==> flow/design.v <==
module FA(inputA, inputB, outputY, Cin, Cout);
 input inputA;
 input inputB;
 input Cin;
 output Cout;
 output outputY;
 wire c1, c2, c3, a1;
 xor g1(a1, inputA, inputB);
 xor g2(outputY, Cin, a1);
 and g3(c1, inputA,inputB);
 and g4(c2, inputA, Cin);
 and g5(c3, inputB, Cin);
 or  g6(Cout, c1, c2, c3);
endmodule  
module FA8(inputA,inputB,outputY,Cin,Co);
 input [7:0]inputA;
 input [7:0]inputB;
 input Cin;
 output Co;
 output [7:0]outputY;
 wire [6:0]Cout;
FA i1(inputA[0], inputB[0], outputY[0], Cin, Cout[0]);
FA i2(inputA[1], inputB[1], outputY[1], Cout[0], Cout[1]);
FA i3(inputA[2], inputB[2], outputY[2], Cout[1], Cout[2]);
FA i4(inputA[3], inputB[3], outputY[3], Cout[2], Cout[3]);
FA i5(inputA[4], inputB[4], outputY[4], Cout[3], Cout[4]);
FA i6(inputA[5], inputB[5], outputY[5], Cout[4], Cout[5]);
FA i7(inputA[6], inputB[6], outputY[6], Cout[5], Cout[6]);
FA i8(inputA[7], inputB[7], outputY[7], Cout[6], Co);
endmodule
module mult8 (out, a, b);
	output [7:0] out;
	input  [7:0] a;
	input  [7:0] b;
        wire  [15:0] out1;
	assign out1 = a * b;
        assign out=out1[11:4];
endmodule
module SigmoidROM(out, add, CS, read);
output[7:0] out;
input[7:0] add;
input CS,read;
reg [7:0] out;
reg [7:0] rom;
always @(*)
begin
case(add)
8'd0: rom = 8'd255;
8'd1: rom = 8'd254;
8'd2: rom = 8'd253;
8'd3: rom = 8'd252;
8'd4: rom = 8'd251;
8'd5: rom = 8'd250;
8'd6: rom = 8'd249;
8'd7: rom = 8'd248;
8'd8: rom = 8'd247;
8'd9: rom = 8'd246;
8'd10: rom = 8'd245;
8'd11: rom = 8'd244;
8'd12: rom = 8'd243;
8'd13: rom = 8'd242;
8'd14: rom = 8'd241;
8'd15: rom = 8'd240;
8'd16: rom = 8'd239;
8'd17: rom = 8'd238;
8'd18: rom = 8'd237;
8'd19: rom = 8'd236;
8'd20: rom = 8'd235;
8'd21: rom = 8'd234;
8'd22: rom = 8'd233;
8'd23: rom = 8'd232;
8'd24: rom = 8'd231;
8'd25: rom = 8'd230;
8'd26: rom = 8'd229;
8'd27: rom = 8'd228;
8'd28: rom = 8'd227;
8'd29: rom = 8'd226;
8'd30: rom = 8'd225;
8'd31: rom = 8'd224;
8'd32: rom = 8'd223;
8'd33: rom = 8'd222;
8'd34: rom = 8'd221;
8'd35: rom = 8'd220;
8'd36: rom = 8'd219;
8'd37: rom = 8'd218;
8'd38: rom = 8'd217;
8'd39: rom = 8'd216;
8'd40: rom = 8'd215;
8'd41: rom = 8'd214;
8'd42: rom = 8'd213;
8'd43: rom = 8'd212;
8'd44: rom = 8'd211;
8'd45: rom = 8'd210;
8'd46: rom = 8'd209;
8'd47: rom = 8'd208;
8'd48: rom = 8'd207;
8'd49: rom = 8'd206;
8'd50: rom = 8'd205;
8'd51: rom = 8'd204;
8'd52: rom = 8'd203;
8'd53: rom = 8'd202;
8'd54: rom = 8'd201;
8'd55: rom = 8'd200;
8'd56: rom = 8'd199;
8'd57: rom = 8'd198;
8'd58: rom = 8'd197;
8'd59: rom = 8'd196;
8'd60: rom = 8'd195;
8'd61: rom = 8'd194;
8'd62: rom = 8'd193;
8'd63: rom = 8'd192;
8'd64: rom = 8'd191;
8'd65: rom = 8'd190;
8'd66: rom = 8'd189;
8'd67: rom = 8'd188;
8'd68: rom = 8'd187;
8'd69: rom = 8'd186;
8'd70: rom = 8'd185;
8'd71: rom = 8'd184;
8'd72: rom = 8'd183;
8'd73: rom = 8'd182;
8'd74: rom = 8'd181;
8'd75: rom = 8'd180;
8'd76: rom = 8'd179;
8'd77: rom = 8'd178;
8'd78: rom = 8'd177;
8'd79: rom = 8'd176;
8'd80: rom = 8'd175;
8'd81: rom = 8'd174;
8'd82: rom = 8'd173;
8'd83: rom = 8'd172;
8'd84: rom = 8'd171;
8'd85: rom = 8'd170;
8'd86: rom = 8'd169;
8'd87: rom = 8'd168;
8'd88: rom = 8'd167;
8'd89: rom = 8'd166;
8'd90: rom = 8'd165;
8'd91: rom = 8'd164;
8'd92: rom = 8'd163;
8'd93: rom = 8'd162;
8'd94: rom = 8'd161;
8'd95: rom = 8'd160;
8'd96: rom = 8'd159;
8'd97: rom = 8'd158;
8'd98: rom = 8'd157;
8'd99: rom = 8'd156;
8'd100: rom = 8'd155;
8'd101: rom = 8'd154;
8'd102: rom = 8'd153;
8'd103: rom = 8'd152;
8'd104: rom = 8'd151;
8'd105: rom = 8'd150;
8'd106: rom = 8'd149;
8'd107: rom = 8'd148;
8'd108: rom = 8'd147;
8'd109: rom = 8'd146;
8'd110: rom = 8'd145;
8'd111: rom = 8'd144;
8'd112: rom = 8'd143;
8'd113: rom = 8'd142;
8'd114: rom = 8'd141;
8'd115: rom = 8'd140;
8'd116: rom = 8'd139;
8'd117: rom = 8'd138;
8'd118: rom = 8'd137;
8'd119: rom = 8'd136;
8'd120: rom = 8'd135;
8'd121: rom = 8'd134;
8'd122: rom = 8'd133;
8'd123: rom = 8'd132;
8'd124: rom = 8'd131;
8'd125: rom = 8'd130;
8'd126: rom = 8'd129;
8'd127: rom = 8'd128;
8'd128: rom = 8'd127;
8'd129: rom = 8'd126;
8'd130: rom = 8'd125;
8'd131: rom = 8'd124;
8'd132: rom = 8'd123;
8'd133: rom = 8'd122;
8'd134: rom = 8'd121;
8'd135: rom = 8'd120;
8'd136: rom = 8'd119;
8'd137: rom = 8'd118;
8'd138: rom = 8'd117;
8'd139: rom = 8'd116;
8'd140: rom = 8'd115;
8'd141: rom = 8'd114;
8'd142: rom = 8'd113;
8'd143: rom = 8'd112;
8'd144: rom = 8'd111;
8'd145: rom = 8'd110;
8'd146: rom = 8'd109;
8'd147: rom = 8'd108;
8'd148: rom = 8'd107;
8'd149: rom = 8'd106;
8'd150: rom = 8'd105;
8'd151: rom = 8'd104;
8'd152: rom = 8'd103;
8'd153: rom = 8'd102;
8'd154: rom = 8'd101;
8'd155: rom = 8'd100;
8'd156: rom = 8'd99;
8'd157: rom = 8'd98;
8'd158: rom = 8'd97;
8'd159: rom = 8'd96;
8'd160: rom = 8'd95;
8'd161: rom = 8'd94;
8'd162: rom = 8'd93;
8'd163: rom = 8'd92;
8'd164: rom = 8'd91;
8'd165: rom = 8'd90;
8'd166: rom = 8'd89;
8'd167: rom = 8'd88;
8'd168: rom = 8'd87;
8'd169: rom = 8'd86;
8'd170: rom = 8'd85;
8'd171: rom = 8'd84;
8'd172: rom = 8'd83;
8'd173: rom = 8'd82;
8'd174: rom = 8'd81;
8'd175: rom = 8'd80;
8'd176: rom = 8'd79;
8'd177: rom = 8'd78;
8'd178: rom = 8'd77;
8'd179: rom = 8'd76;
8'd180: rom = 8'd75;
8'd181: rom = 8'd74;
8'd182: rom = 8'd73;
8'd183: rom = 8'd72;
8'd184: rom = 8'd71;
8'd185: rom = 8'd70;
8'd186: rom = 8'd69;
8'd187: rom = 8'd68;
8'd188: rom = 8'd67;
8'd189: rom = 8'd66;
8'd190: rom = 8'd65;
8'd191: rom = 8'd64;
8'd192: rom = 8'd63;
8'd193: rom = 8'd62;
8'd194: rom = 8'd61;
8'd195: rom = 8'd60;
8'd196: rom = 8'd59;
8'd197: rom = 8'd58;
8'd198: rom = 8'd57;
8'd199: rom = 8'd56;
8'd200: rom = 8'd55;
8'd201: rom = 8'd54;
8'd202: rom = 8'd53;
8'd203: rom = 8'd52;
8'd204: rom = 8'd51;
8'd205: rom = 8'd50;
8'd206: rom = 8'd49;
8'd207: rom = 8'd48;
8'd208: rom = 8'd47;
8'd209: rom = 8'd46;
8'd210: rom = 8'd45;
8'd211: rom = 8'd44;
8'd212: rom = 8'd43;
8'd213: rom = 8'd42;
8'd214: rom = 8'd41;
8'd215: rom = 8'd40;
8'd216: rom = 8'd39;
8'd217: rom = 8'd38;
8'd218: rom = 8'd37;
8'd219: rom = 8'd36;
8'd220: rom = 8'd35;
8'd221: rom = 8'd34;
8'd222: rom = 8'd33;
8'd223: rom = 8'd32;
8'd224: rom = 8'd31;
8'd225: rom = 8'd30;
8'd226: rom = 8'd29;
8'd227: rom = 8'd28;
8'd228: rom = 8'd27;
8'd229: rom = 8'd26;
8'd230: rom = 8'd25;
8'd231: rom = 8'd24;
8'd232: rom = 8'd23;
8'd233: rom = 8'd22;
8'd234: rom = 8'd21;
8'd235: rom = 8'd20;
8'd236: rom = 8'd19;
8'd237: rom = 8'd18;
8'd238: rom = 8'd17;
8'd239: rom = 8'd16;
8'd240: rom = 8'd15;
8'd241: rom = 8'd14;
8'd242: rom = 8'd13;
8'd243: rom = 8'd12;
8'd244: rom = 8'd11;
8'd245: rom = 8'd10;
8'd246: rom = 8'd9;
8'd247: rom = 8'd8;
8'd248: rom = 8'd7;
8'd249: rom = 8'd6;
8'd250: rom = 8'd5;
8'd251: rom = 8'd4;
8'd252: rom = 8'd3;
8'd253: rom = 8'd2;
8'd254: rom = 8'd1;
8'd255: rom = 8'd0;
default: rom = 8'd0;
endcase
end
always @(posedge CS)
begin
if(read==1)
out<=rom;
else
out<=0;
end
endmodule
module LSTM(clk, Of, En, Ci, Cip, In, Ui, Uf, Uk, Uo, Wi, Wk, Wf, Wo, Vo, Bi, Bo, Bf, Bk, PrevH, Cout, Hout);
 input clk, En, Cip; 
 input [7:0] In, Ci, Ui, Uf, Uk;
 input [7:0] Uo, Wi, Wk, Wf, Wo;
 input [7:0] Vo, Bi, Bo, Bf, Bk;
 input [7:0]           PrevH;
 output [7:0] Cout, Hout;
 output Of;
 wire [7:0] m1, m2, m3, m4;
 wire [7:0] m5, m7, m8;
 wire [7:0] m9, m10, m11, m12;
 wire [7:0] m13, m14, m15, m16;
 wire [7:0] i1, f1, k1, o1;
 wire [7:0] It, Ft, Kt, t1;
 wire [10:0] Cin;
 mult8 ins1(m1, In, Wi); 
 mult8 ins2(m2, PrevH, Ui);
 FA8   ins3(m1, m2, m3, Cip, Cin[0]);
 FA8   ins4(m3, Bi, i1,Cin[0], Cin[1]);
 SigmoidROM sg1(It, i1, clk, En);
 mult8 ins5(m4, In, Wf); 
 mult8 ins6(t1, In, Wf);
 FA8   ins7(t1, m4, m5, Cin[1], Cin[2]);
 FA8   ins8(t1, Bi, f1, Cin[2], Cin[3]);
 SigmoidROM sg2(Ft, f1, clk, En);
 mult8 ins9(m7, In, Wk); 
 mult8 ins10(m8, PrevH, Uk);
 FA8   ins11(m7, m8, m9, Cin[3], Cin[4]);
 FA8   ins12(m9, Bk, k1, Cin[4], Cin[5]);
 SigmoidROM sg3(Kt, k1, clk, En);
 FA8   ins13(It, Kt, m10,Cin[5], Cin[6]);
 FA8   ins14(Ft, Ci, m11, Cin[6], Cin[7]);
 FA8   ins15(m10, m11, Cout, Cin[7], Cin[8]);
 mult8 ins16(m12, In, Wo); 
 mult8 ins17(m13, PrevH, Uo);
 mult8 ins18(m14, Ci, Vo);
 FA8   ins19(m12, m13, m15, Cin[8], Cin[9]);
 FA8   ins21(m14, Bo, m16, Cin[9], Cin[10]);
 FA8   ins22(m16, m15, o1, Cin[10], Of);
 SigmoidROM sg4(Hout, o1, clk, En);
 endmodule
Reports on LSTM
What the tools print for LSTM, step after step.
Lines are those of the file above, counted from 1.
Cell names lack the library's common part.
A cell with - has no value.

inputs
  top module = LSTM
  clock port = clk
  standard-cell library = sky130hd
  corner = tt_025C_1v80

After elaboration
Yosys after proc, flatten, opt, wreduce and memory -nomap, before mapping. Enables and synchronous resets that opt folds into registers are not counted as muxes. Memory bits, and registers merged into a memory's read port (data or address), are not among the register bits. Print and check cells are not counted.
Yosys's memory passes give these memory sizes; they may raise the number of words (mostly to a power of two), join words into wider ones and drop unused or constant bits.

cells by class
  $mul = 8
  bitwise operators = 640
  reductions and logical operators = 4

operators with widths
  kind                                          number
  8-bit by 8-bit multiplier with 12-bit output  8
  1-bit bitwise AND                             272
  1-bit bitwise OR                              192
  1-bit XOR                                     176
  1-bit zero test                               4

word-level totals
  register bits after elaboration = 0
  memory bits (read-only) = 8192
  word width x clocked read ports = 32
  memory cells = 4
  output and inout port bits = 17
  cells after elaboration = 656

memories
  name              words  bits a word  read ports  wr ports  line  source
  (name not given)  256    8            1           0         47    case(add)
  (name not given)  256    8            1           0         47
  (name not given)  256    8            1           0         47
  (name not given)  256    8            1           0         47

Depth
Yosys ltp: most cells in a row. Word level: on the elaborated netlist, between registers, memories and ports. Mapped: between sequential cells and ports; inverters and the memories' decode and read muxes count.

logic depth
  word-level depth = 289
  ABC_AREA = 0
  gate-level depth with buffers = 98
  depth with buffers taken out = 96

Synthesis result
Source: synth_stat.txt of the flow (Yosys; design flattened, memories mapped). It holds for the ABC_AREA given above (unset counts as 0); a run with the other value may have another netlist.
Totals and module areas in this step are rounded.

synthesis totals
  standard cells after synthesis = 1755
  synthesis area = 0.0157 mm²
  flip-flop cells = 32
  buffer cells = 49

cell types
  cell type  number  total area (µm²)
  fa_1       335     6.71E+03
  ha_1       160     2001.92
  and2_1     252     1.58E+03
  inv_1      397     1.49E+03
  nand2_1    207     776.995
  xnor2_1    79      691.914
  dfxtp_1    32      640.614
  xor2_1     34      297.786
  nor2b_1    26      162.656
  clkbuf_1   40      150.144
  a21o_1     17      127.622
  a21oi_1    24      120.115
  nor2_1     32      120.115
  o21ai_0    24      120.115
  a211oi_1   9       67.565
  o2111a_1   6       67.565
  nand4_1    10      62.56
  a311oi_1   7       61.309

Other cell types: 22; their cells: 64.
The figures by module come from a second, unflattened synthesis with its own total; it is not the netlist above.

unflattened totals
  cell total of the unflattened synthesis = 1861
  area (unflattened synthesis) = 0.0178 mm²

Each row is one instance without its submodules.

modules
  module      times used  cells  area (mm²)  sequential area (mm²)
  mult8       9           189    0.00167     0
  FA          96          1      0.00002     0
  SigmoidROM  4           16     0.00021     0.00016
  FA8         12          0      0           0
  LSTM        1           0      0           0

Worst setup path after synthesis
Path of least setup slack by OpenSTA after synthesis, without wires, with an ideal clock, recovery checks aside; 20% of the period is set as input and as output delay. Where synthesis merged equal registers, the netlist keeps one of their names.

timing after synthesis
  path kind = in2out
  from = input In[5]
  to = output Of
  clock period = 45.0 ns
  output delay = 9.000 ns
  time at the first pin = 9.000 ns
  arrival time = 35.680 ns
  path slack = 0.320 ns
  delay of the path = 26.680 ns
  stages = 97
  synthesis period reached = 44.68 ns

"delay of the path" = arrival - input delay + setup time.
At an output port there is no setup time.
"stages": output pins that drive a net of the path, with the launching flip-flop's if there is one; two outputs of one cell count as two.
"synthesis period reached" = period - worst setup slack (recovery checks aside). The figure is calculated, with input and output delays left at 20% of the set period.
The rows between start and end are the longest chain of elaborated cells between them; the timing report does not say that the signal goes this way. Where chains are equally long, one stands for them.
Each line given opens the expression or statement behind the cell; cells for indexed reads and writes are added by Yosys, which also makes memories of some case tables.

between the ends, after synthesis
  cells stage by stage = clkbuf_1 -> clkbuf_1 -> nand2_1 -> fa_1 -> fa_1 -> inv_1 -> fa_1 -> inv_1 -> fa_1 -> inv_1 -> ha_1 -> nand2_1 -> o21ai_0 -> o41ai_1 -> xnor2_1 -> fa_1 -> fa_1 -> fa_1 -> [61 not listed] -> fa_1 -> inv_1 -> fa_1 -> fa_1 -> fa_1 -> fa_1 -> fa_1 -> fa_1 -> fa_1 -> inv_1 -> fa_1 -> fa_1 -> fa_1 -> fa_1 -> fa_1 -> fa_1 -> fa_1 -> inv_1
  length of the longest elaborated chain = 286

RTL lines, path after synthesis
  element                                       line  source
  start: declaration                            317   input [7:0] In, Ci, Ui, Uf, Uk;
  8-bit by 8-bit multiplier with 12-bit output  36    assign out1 = a * b;
  1-bit bitwise AND                             10    and g3(c1, inputA,inputB);
  1-bit bitwise OR (2 in a row)                 13    or  g6(Cout, c1, c2, c3);
  1-bit bitwise AND                             11    and g4(c2, inputA, Cin);
  1-bit bitwise OR (2 in a row)                 13
  1-bit bitwise AND                             11
  1-bit bitwise OR (2 in a row)                 13
  [265 not listed]                              -
  1-bit bitwise OR (2 in a row)                 13
  1-bit bitwise AND                             11
  1-bit bitwise OR (2 in a row)                 13
  1-bit bitwise AND                             11
  1-bit bitwise OR (2 in a row)                 13
  1-bit bitwise AND                             11
  1-bit bitwise OR (2 in a row)                 13
  end: declaration                              322   output Of;

Worst path after layout
Path of least setup slack in the final report of flow run B (OpenROAD, finished layout, wires in). Where an end is a register, its clock arrival counts in the times.

timing after layout
  path kind = in2out
  from = input In[4]
  to = output Of
  clock period = 39.7 ns
  output delay = 7.94 ns
  time at the first pin = 7.94 ns
  arrival time = 33.74 ns
  path slack = -1.98 ns
  stages = 100

The rows between start and end are the longest chain of elaborated cells between them; the timing report does not say that the signal goes this way. Where chains are equally long, one stands for them.

between the ends, after layout
  cells stage by stage = clkdlybuf4s15_2 -> clkbuf_8 -> buf_8 -> nand2_1 -> fa_1 -> fa_1 -> inv_1 -> fa_1 -> inv_1 -> fa_1 -> inv_1 -> ha_4 -> nand2_1 -> o21ai_2 -> o41ai_4 -> xnor2_2 -> buf_6 -> fa_2 -> [64 not listed] -> inv_1 -> fa_2 -> fa_2 -> fa_2 -> fa_2 -> fa_2 -> fa_2 -> fa_1 -> inv_1 -> fa_1 -> fa_2 -> fa_2 -> fa_2 -> fa_2 -> fa_2 -> fa_2 -> inv_2 -> clkbuf_2
  length of the longest elaborated chain = 289

RTL lines, path after layout
  element                                       line  source
  start: declaration                            317   input [7:0] In, Ci, Ui, Uf, Uk;
  8-bit by 8-bit multiplier with 12-bit output  36    assign out1 = a * b;
  1-bit bitwise AND                             10    and g3(c1, inputA,inputB);
  1-bit bitwise OR (2 in a row)                 13    or  g6(Cout, c1, c2, c3);
  1-bit bitwise AND                             11    and g4(c2, inputA, Cin);
  1-bit bitwise OR (2 in a row)                 13
  1-bit bitwise AND                             11
  1-bit bitwise OR (2 in a row)                 13
  [268 not listed]                              -
  1-bit bitwise OR (2 in a row)                 13
  1-bit bitwise AND                             11
  1-bit bitwise OR (2 in a row)                 13
  1-bit bitwise AND                             11
  1-bit bitwise OR (2 in a row)                 13
  1-bit bitwise AND                             11
  1-bit bitwise OR (2 in a row)                 13
  end: declaration                              322   output Of;

Hand-over note for LSTM

LSTM through Yosys and OpenROAD on sky130hd: 6 stored runs, unordered, with their settings and measured results. The constraints put input and output delay at 20% of the set period each and load the outputs with 0.01 pF.
"period achieved" = clock period - worst setup slack. The figure is calculated, with input and output delays left at 20% of the set period.
"allowed time less slack (worst setup path)" means the part of the period allowed to the worst setup path (the constraints hold back 20% at inputs and 20% at outputs) less its slack; where the path has registers, the arrival times of their clocks count too.
Results are given in rounded form.
Among the settings, - means not set for that run.
Results: - = not shown.

setting or result                                flow run A  flow run B  flow run C  flow run D  flow run E  flow run F
CELL_PAD_IN_SITES_GLOBAL_PLACEMENT               2           -           -           2           0           1
CORE_ASPECT_RATIO                                0.62        1.06        -           0.62        1.57        1.03
CORE_UTILIZATION                                 68          19          57          68          17          69
CTS_CLUSTER_DIAMETER                             397         394         256         397         368         246
CTS_CLUSTER_SIZE                                 31          -           -           31          70          -
GPL_ROUTABILITY_DRIVEN                           0           -           0           0           0           0
HOLD_SLACK_MARGIN                                0.21        -           -           0.21        -0.07       0.14
MAX_ROUTING_LAYER                                met4        met5        -           met4        met4        -
SLEW_MARGIN                                      30          20          20          30          20          20
TNS_END_PERCENT                                  80          30          -           20          -           -
period_ns                                        32.5        39.7        26.9        32.5        65.7        39.2
CAP_MARGIN                                       20          0           20          20          20          15
CORE_MARGIN                                      2           2           2           2           2           5
GPL_TIMING_DRIVEN                                -           0           -           0           -           0
SETUP_SLACK_MARGIN                               -           -0.86       5.0         -           5.0         2.0
PLACE_DENSITY_LB_ADDON                           -           -           0.12        -           -           0.12
ABC_AREA                                         -           -           -           -           0           -
CELL_PAD_IN_SITES_DETAIL_PLACEMENT               -           -           -           -           1           -
MIN_ROUTING_LAYER                                -           -           -           -           met2        -
post-synthesis cell area (mm²)                   -           0.0157      0.0157      -           0.0157      -
area of the die (mm²)                            -           0.0849      0.0289      -           0.0948      -
standard-cell area of the final layout (mm²)     -           0.0189      0.0186      -           0.0187      -
post-route utilization                           -           0.231       0.688       -           0.204       -
lowest setup slack (ns)                          -           -1.98       -8.75       -           10.00       -
sum of negative setup slack (ns)                 -           -1.98       -31.1       -           0.000       -
final worst hold slack (ns)                      -           1.58        1.59        -           1.69        -
period achieved (ns)                             -           41.679      35.649      -           55.705      -
allowed time less slack (worst setup path) (ns)  -           25.80       24.89       -           29.42       -
critical path kind                               -           in2out      in2out      -           in2out      -

Flow run A: not finished: placement ended with error GPL-0301
Flow run D: not finished: placement ended with error GPL-0301
Flow run F: not finished: placement ended with error FLW-0024

End of note.
